==> flow/design.v <==
`timescale 1ns / 1ps
module alu_top(
    input             clk,
    input      [31:0] a_in,
    input      [31:0] b_in,
    input      [3:0]  aluc_in,
    output reg [31:0] r_out,
    output reg        zero_out,
    output reg        overflow_out
    );
    reg  [31:0] a_q, b_q;
    reg  [3:0]  aluc_q;
    wire [31:0] r;
    wire        zero, overflow;
    alu u_alu(.a(a_q), .b(b_q), .overflow(overflow), .zero(zero), .r(r), .aluc(aluc_q));
    always @(posedge clk) begin
        a_q          <= a_in;
        b_q          <= b_in;
        aluc_q       <= aluc_in;
        r_out        <= r;
        zero_out     <= zero;
        overflow_out <= overflow;
    end
endmodule

`timescale 1ns / 1ps
module alu(
    input [31:0]a,
    input [31:0]b,
    output overflow,
    output zero,
    output [31:0]r,
    input [3:0] aluc   
    );
    parameter Add    =    3'b000;     
    parameter Addu    =    3'b010;     
    parameter Sub    =     3'b001;     
    parameter Subu    =    3'b011;     
    parameter And    =    3'b100;     
    parameter Or    =    3'b101;     
    parameter Xor    =    3'b110;     
	 parameter Lui1    =    3'b111;     
	 wire signed [31:0] sa=a,sb=b;
	 reg [32:0]result;
always@(*)begin
        case(aluc)
            Addu: begin
                result=a+b;
            end
            Subu: begin
                result=a-b;
            end
            Add: begin
                result=sa+sb;
            end
            Sub: begin
                result=sa-sb;
            end
            And: begin
                result=a&b;
            end
            Or: begin
                result=a|b;
            end
            Xor: begin
                result=a^b;
            end
            Lui1: begin
				result = {b[15:0], 16'b0};
				end
            default:
                result=a+b;
        endcase
    end
    assign r=result[31:0];
    assign zero=(r==32'b0)?1:0;
    assign overflow=result[32];
endmodule
Reports on alu_top
Tool output for the design above before and after an edit, in the order of the flow. "before" refers to lines of the RTL above, "after" to lines of the edited file. "difference" is "after" less "before", of the values as shown; "relative change" is that difference over "before", in percent. Cell names lack the library's common part. A cell with -- has no value.

Top module: alu_top. Clock port: clk. Standard-cell library: sky130hd. Library corner: tt_025C_1v80.

The edit
Unified diff, file above to edited file. A script made this edit. It changes what the design does and was not meant as an optimisation.

```diff
@@ -13,5 +13,12 @@
     wire [31:0] r;
     wire        zero, overflow;
-    alu u_alu(.a(a_q), .b(b_q), .overflow(overflow), .zero(zero), .r(r), .aluc(aluc_q));
+    wire overflow_p, overflow_n;
+    wire [31:0] r_p, r_n;
+    wire zero_p, zero_n;
+    alu u_alu(.a(a_q), .b(b_q), .overflow(overflow_p), .zero(zero_p), .r(r_p), .aluc(aluc_q));
+    alu u_alu_alt (.a(~a_q), .b(b_q), .overflow(overflow_n), .zero(zero_n), .r(r_n), .aluc(aluc_q));
+    assign overflow = overflow_p ^ overflow_n;
+    assign r = r_p ^ r_n;
+    assign zero = zero_p ^ zero_n;
     always @(posedge clk) begin
         a_q          <= a_in;
@@ -23,5 +30,4 @@
     end
 endmodule
-
 `timescale 1ns / 1ps
 module alu(
```

Word-level counts
Source: Yosys, flattened and elaborated, memories not mapped. Widths are those after wreduce; folded enables and synchronous resets count as part of the registers. Registers that Yosys merges into a memory's read port (data or address) are not register bits. Print and check cells do not count.

Storage and ports: bits in registers (before 102, after 102, difference 0, relative change 0.00%); bits in read-only memories (before 0, after 0, difference 0); input port bits (before 69, after 69, difference 0, relative change 0.00%); memory cells (before 0, after 0, difference 0); output and inout port bits (before 34, after 34, difference 0, relative change 0.00%); word width x clocked read ports (before 0, after 0, difference 0); latch bits (before 0, after 0, difference 0); RAM bits (before 0, after 0, difference 0); word-level cells (before 23, after 37, difference +14, relative change +60.87%).

Cells by class: $mul (before 0, after 0, difference 0); mux-type cells (before 2, after 4, difference +2, relative change +100.00%); add/subtract/negate cells (before 4, after 8, difference +4, relative change +100.00%); shift-type cells (before 0, after 0, difference 0); order comparisons (before 0, after 0, difference 0); reductions and logical operators (before 2, after 3, difference +1, relative change +50.00%); bitwise gates (word level) (before 3, after 10, difference +7, relative change +233.33%); div/mod/pow operators (before 0, after 0, difference 0); equal/unequal tests (before 6, after 6, difference 0, relative change 0.00%).

Operator list: 32-bit by 32-bit adder with 33-bit output (before 2, after 4, difference +2, relative change +100.00%); 32-bit by 32-bit subtractor with 33-bit output (before 2, after 4, difference +2, relative change +100.00%); 32-bit XOR (before 1, after 3, difference +2, relative change +200.00%); 1-bit XOR (before 0, after 2, difference +2); 32-bit bitwise AND (before 1, after 2, difference +1, relative change +100.00%); 32-bit zero test (before 1, after 2, difference +1, relative change +100.00%); 1-bit two-way mux (before 1, after 2, difference +1, relative change +100.00%); 32-bit OR (before 1, after 2, difference +1, relative change +100.00%); 33-bit case mux with 7-bit select (before 1, after 2, difference +1, relative change +100.00%); 32-bit NOT (before 0, after 1, difference +1).

Operator kinds equal on both sides are left out: 4.

Logic depth
Yosys ltp: most cells in a row. Word level: on the elaborated netlist, between registers, memories and ports. Mapped: between sequential cells and ports; inverters and the memories' decode and read muxes count.

Depth: depth after elaboration (before 4, after 6, difference +2, relative change +50.00%); ABC_AREA (before 0, after 0); depth in mapped cells (before 24, after 28, difference +4, relative change +16.67%); mapped depth without buffers (before 21, after 24, difference +3, relative change +14.29%).

Mapped cells and area
Source: synth_stat.txt of the flow (Yosys; design flattened, memories mapped). It holds for the ABC_AREA given above (unset counts as 0); a run with the other value may have another netlist.

Cell types: ha_1 (before 128, after 238, difference +110, relative change +85.94%); nor2_1 (before 90, after 193, difference +103, relative change +114.44%); a21oi_1 (before 64, after 149, difference +85, relative change +132.81%); o21ai_0 (before 41, after 106, difference +65, relative change +158.54%); inv_1 (before 89, after 148, difference +59, relative change +66.29%); xnor2_1 (before 86, after 139, difference +53, relative change +61.63%); clkbuf_1 (before 29, after 76, difference +47, relative change +162.07%); nand2_1 (before 91, after 127, difference +36, relative change +39.56%); nor3_1 (before 20, after 55, difference +35, relative change +175.00%); xor2_1 (before 18, after 37, difference +19, relative change +105.56%); a211oi_1 (before 13, after 32, difference +19, relative change +146.15%); a221oi_1 (before 3, after 21, difference +18, relative change +600.00%); o211ai_1 (before 7, after 22, difference +15, relative change +214.29%); o21bai_1 (before 5, after 20, difference +15, relative change +300.00%); a21o_1 (before 23, after 9, difference -14, relative change -60.87%); o21a_1 (before 9, after 23, difference +14, relative change +155.56%); a31oi_1 (before 7, after 21, difference +14, relative change +200.00%); nor4_1 (before 4, after 18, difference +14, relative change +350.00%).

Cell types equal on both sides are left out: 9. The list need not be complete.

Mapped netlist: mapped cells (before 1117, after 1989, difference +872, relative change +78.07%); area of sequential cells (mm^2) (before 0.002042, after 0.002042, difference 0.000000, relative change 0.00%); flip-flops (before 102, after 102, difference 0, relative change 0.00%); cell area after synthesis (mm^2) (before 0.0091588, after 0.0153647, difference +0.0062059, relative change +67.76%); buffers (before 48, after 98, difference +50, relative change +104.17%).

By module: a second synthesis without flattening, with its own total; a netlist apart from the flattened one above.

Second synthesis, totals: cell total of the unflattened synthesis (before 1147, after 2150, difference +1003, relative change +87.45%); area total of the unflattened synthesis (mm^2) (before 0.0093039, after 0.0162856, difference +0.0069817, relative change +75.04%).

Each row is one instance without its submodules.

Modules, before: alu (sequential area 0 mm^2, cells 1045, instances 1, area 0.007262 mm^2); alu_top (sequential area 0.002042 mm^2, cells 102, instances 1, area 0.002042 mm^2).

Modules, after: alu (sequential area 0 mm^2, cells 991, instances 2, area 0.0069129 mm^2); alu_top (sequential area 0.002042 mm^2, cells 168, instances 1, area 0.0024599 mm^2).

Worst setup path after synthesis
Path of least setup slack by OpenSTA after synthesis, without wires, with an ideal clock, recovery checks aside; 20% of the period is set as input and as output delay. Where synthesis merged equal registers, the netlist keeps one of their names.

Path post-synthesis: path kind (before reg-to-reg, after reg-to-reg); from (before reg aluc_q[1], after reg aluc_q[0]); to (before reg zero_out, after reg zero_out); clock period (ps) (before 6000, after 6000, difference 0, relative change 0.00%); launch time at the first pin (ps) (before 0, after 0, difference 0); stages on the path (before 25, after 27, difference +2, relative change +8.00%); buffers on the path (before 9, after 8, difference -1, relative change -11.11%); delay of the path (ps) (before 6090, after 7073, difference +983, relative change +16.14%); path slack (ps) (before -89, after -1074, difference -985); data required time (ps) (before 5935, after 5876, difference -59, relative change -0.99%); library setup time (ps) (before 65, after 124, difference +59); arrival time (ps) (before 6025, after 6949, difference +924, relative change +15.34%); synthesis period reached (ps) (before 6089, after 7074, difference +985, relative change +16.18%).

"delay of the path" is the arrival time less input delay plus setup time. "stages on the path" counts driving pins, that of a launching flip-flop among them; a cell with two outputs on the path counts twice. "synthesis period reached" = period - worst setup slack (recovery checks aside). The figure is calculated, with input and output delays left at 20% of the set period. The rows between start and end are the longest chain of elaborated cells between them; the timing report does not say that the signal goes this way. Where chains are equally long, one stands for them. Each line given opens the expression or statement behind the cell; cells for indexed reads and writes are added by Yosys, which also makes memories of some case tables.

Between the ends, post-synthesis, before:
Cell sequence: dfxtp_1 -> buf_6 -> buf_6 -> buf_6 -> buf_2 -> buf_1 -> clkbuf_1 -> clkbuf_1 -> and3_1 -> clkbuf_1 -> buf_1 -> nor2_1 -> xnor2_1 -> ha_1 -> nand2b_1 -> a21boi_1 -> o21ai_4 -> o21ai_1 -> xnor2_1 -> o221ai_1 -> or4_1 -> or4_1 -> or4_1 -> or4_1 -> nor2_1. The figure for length of the longest elaborated chain is 4. The entry for elaborated cells between the ends (all ways) reads 10. Under RTL lines with such cells stands 2. Those cells by class: eq/ne: 6; mux: 2; reduce/logical: 2.

Ends and longest elaborated chain, post-synthesis, before: from (decl) (line 12) `reg  [3:0]  aluc_q;`; from (assign) (line 19) `aluc_q       <= aluc_in;`; 4-bit by 3-bit == test with 1-bit output (line 46) `case(aluc)`; 33-bit case mux with 7-bit select (line 46); 32-bit zero test (line 76) `assign zero=(r==32'b0)?1:0;`; 1-bit two-way mux (line 76); to (assign) (line 21) `zero_out     <= zero;`; to (decl) (line 8) `output reg        zero_out,`.

Some nets on the timed path still bear RTL names; the line given drives or declares the net.

Named nets, post-synthesis, before (line): r[10] (46).

Between the ends, post-synthesis, after:
Cell sequence: dfxtp_1 -> buf_1 -> clkbuf_1 -> clkbuf_1 -> buf_1 -> clkbuf_1 -> clkbuf_1 -> and3_1 -> clkbuf_1 -> nor2_1 -> xnor2_1 -> ha_1 -> clkbuf_1 -> nor4b_1 -> nor4b_1 -> o31a_1 -> or3b_2 -> and3_1 -> o31ai_1 -> xnor2_1 -> a222oi_1 -> o21ai_0 -> nor4_2 -> nand4_1 -> nor4_1 -> o2111ai_1 -> xor2_1. The figure for length of the longest elaborated chain is 5. The entry for elaborated cells between the ends (all ways) reads 14. Under RTL lines with such cells stands 3. Those cells by class: eq/ne: 6; mux: 4; logic: 1; reduce/logical: 3.

Ends and longest elaborated chain, post-synthesis, after: from (decl) (line 12) `reg  [3:0]  aluc_q;`; from (assign) (line 26) `aluc_q       <= aluc_in;`; 4-bit by 3-bit == test with 1-bit output (line 52) `case(aluc)`; 33-bit case mux with 7-bit select (line 52); 32-bit zero test (line 82) `assign zero=(r==32'b0)?1:0;`; 1-bit two-way mux (line 82); 1-bit XOR (line 22) `assign zero = zero_p ^ zero_n;`; to (assign) (line 28) `zero_out     <= zero;`; to (decl) (line 8) `output reg        zero_out,`.

Timing after layout
Path of least setup slack in the final report of the runs of set A (OpenROAD, finished layout, wires in). Where an end is a register, its clock arrival counts in the times. The path's times are printed in steps of 10 ps; the period is the one set.

Path after layout: path kind (before reg-to-reg, after reg-to-reg); from (before reg b_q[10], after reg aluc_q[2]); to (before reg zero_out, after reg zero_out); library setup time (ps) (before 60, after 110, difference +50); arrival time (ps) (before 5940, after 6170, difference +230, relative change +3.87%); path slack (ps) (before 360, after 110, difference -250); launch time at the first pin (ps) (before 360, after 400, difference +40, relative change +11.11%); clock period (ps) (before 6000, after 6000, difference 0, relative change 0.00%); data required time (ps) (before 6290, after 6280, difference -10, relative change -0.16%); buffers on the path (before 0, after 2, difference +2); stages on the path (before 19, after 22, difference +3, relative change +15.79%).

The rows between start and end are the longest chain of elaborated cells between them; the timing report does not say that the signal goes this way. Where chains are equally long, one stands for them.

Between the ends, after layout, before:
Cell sequence: dfxtp_1 -> or3_1 -> or3_1 -> or3_1 -> nor4_1 -> nand4_1 -> nor4_4 -> nand2_1 -> nand2_1 -> xnor2_1 -> ha_1 -> nor3b_1 -> nor4_2 -> nand4b_1 -> or4_1 -> or4_1 -> or4_1 -> or4_1 -> nor2_1. The figure for length of the longest elaborated chain is 4. The entry for elaborated cells between the ends (all ways) reads 10. Those cells by class: add/sub: 4; mux: 2; logic: 3; reduce/logical: 1.

Ends and longest elaborated chain, after layout, before: from (decl) (line 11) `reg  [31:0] a_q, b_q;`; from (assign) (line 18) `b_q          <= b_in;`; 32-bit by 32-bit adder with 33-bit output (line 72) `result=a+b;`; 33-bit case mux with 7-bit select (line 46) `case(aluc)`; 32-bit zero test (line 76) `assign zero=(r==32'b0)?1:0;`; 1-bit two-way mux (line 76); to (assign) (line 21) `zero_out     <= zero;`; to (decl) (line 8) `output reg        zero_out,`.

Between the ends, after layout, after:
Cell sequence: dfxtp_1 -> or4b_1 -> nor2_1 -> a21oi_2 -> ha_1 -> nor2b_1 -> o31a_1 -> o22ai_1 -> maj3_1 -> o211ai_1 -> and2_4 -> o211a_1 -> nor4b_2 -> nor4b_4 -> buf_4 -> nand4_1 -> nor4_1 -> buf_4 -> and4b_1 -> and4_1 -> nand4_1 -> xor2_1. The figure for length of the longest elaborated chain is 5. The entry for elaborated cells between the ends (all ways) reads 14. Under RTL lines with such cells stands 3. Those cells by class: eq/ne: 6; mux: 4; logic: 1; reduce/logical: 3.

Ends and longest elaborated chain, after layout, after: from (decl) (line 12) `reg  [3:0]  aluc_q;`; from (assign) (line 26) `aluc_q       <= aluc_in;`; 4-bit by 3-bit == test with 1-bit output (line 52) `case(aluc)`; 33-bit case mux with 7-bit select (line 52); 32-bit zero test (line 82) `assign zero=(r==32'b0)?1:0;`; 1-bit two-way mux (line 82); 1-bit XOR (line 22) `assign zero = zero_p ^ zero_n;`; to (assign) (line 28) `zero_out     <= zero;`; to (decl) (line 8) `output reg        zero_out,`.

Flow runs
Both versions went through the flow (Yosys, OpenROAD) with the same settings in each pair. Constraints: input delay and output delay 20% of the set period each, output load 0.01 pF.

Flow settings, set A:
For CORE_UTILIZATION the number is 40. period_ns: 6.0. CAP_MARGIN: 20. For CORE_MARGIN the number is 2. The entry for SLEW_MARGIN reads 20.

Final reports, set A: total power after layout (µW) (before 2437, after 3671, difference +1234, relative change +50.64%); standard-cell area after layout (mm^2) (before 0.0109392, after 0.0181411, difference +0.0072019, relative change +65.84%); area of the die (mm^2) (before 0.0241227, after 0.039996, difference +0.0158733, relative change +65.80%); reached clock period (ps) (before 5643, after 5892, difference +249, relative change +4.41%); synthesized cell area (mm^2) (before 0.0091588, after 0.0153647, difference +0.0062059, relative change +67.76%); total negative setup slack (ps) (before 0, after 0, difference 0); worst setup slack after layout (ps) (before 357, after 108, difference -249); final design utilization (%) (before 48.5, after 48.0, difference -0.5).

"reached clock period" = clock period - worst setup slack. The figure is calculated, with input and output delays left at 20% of the set period. By "total power after layout" is meant OpenSTA's value without simulated activity: inputs other than the clock are taken to toggle once in ten clock periods, and the tool carries that through the logic.
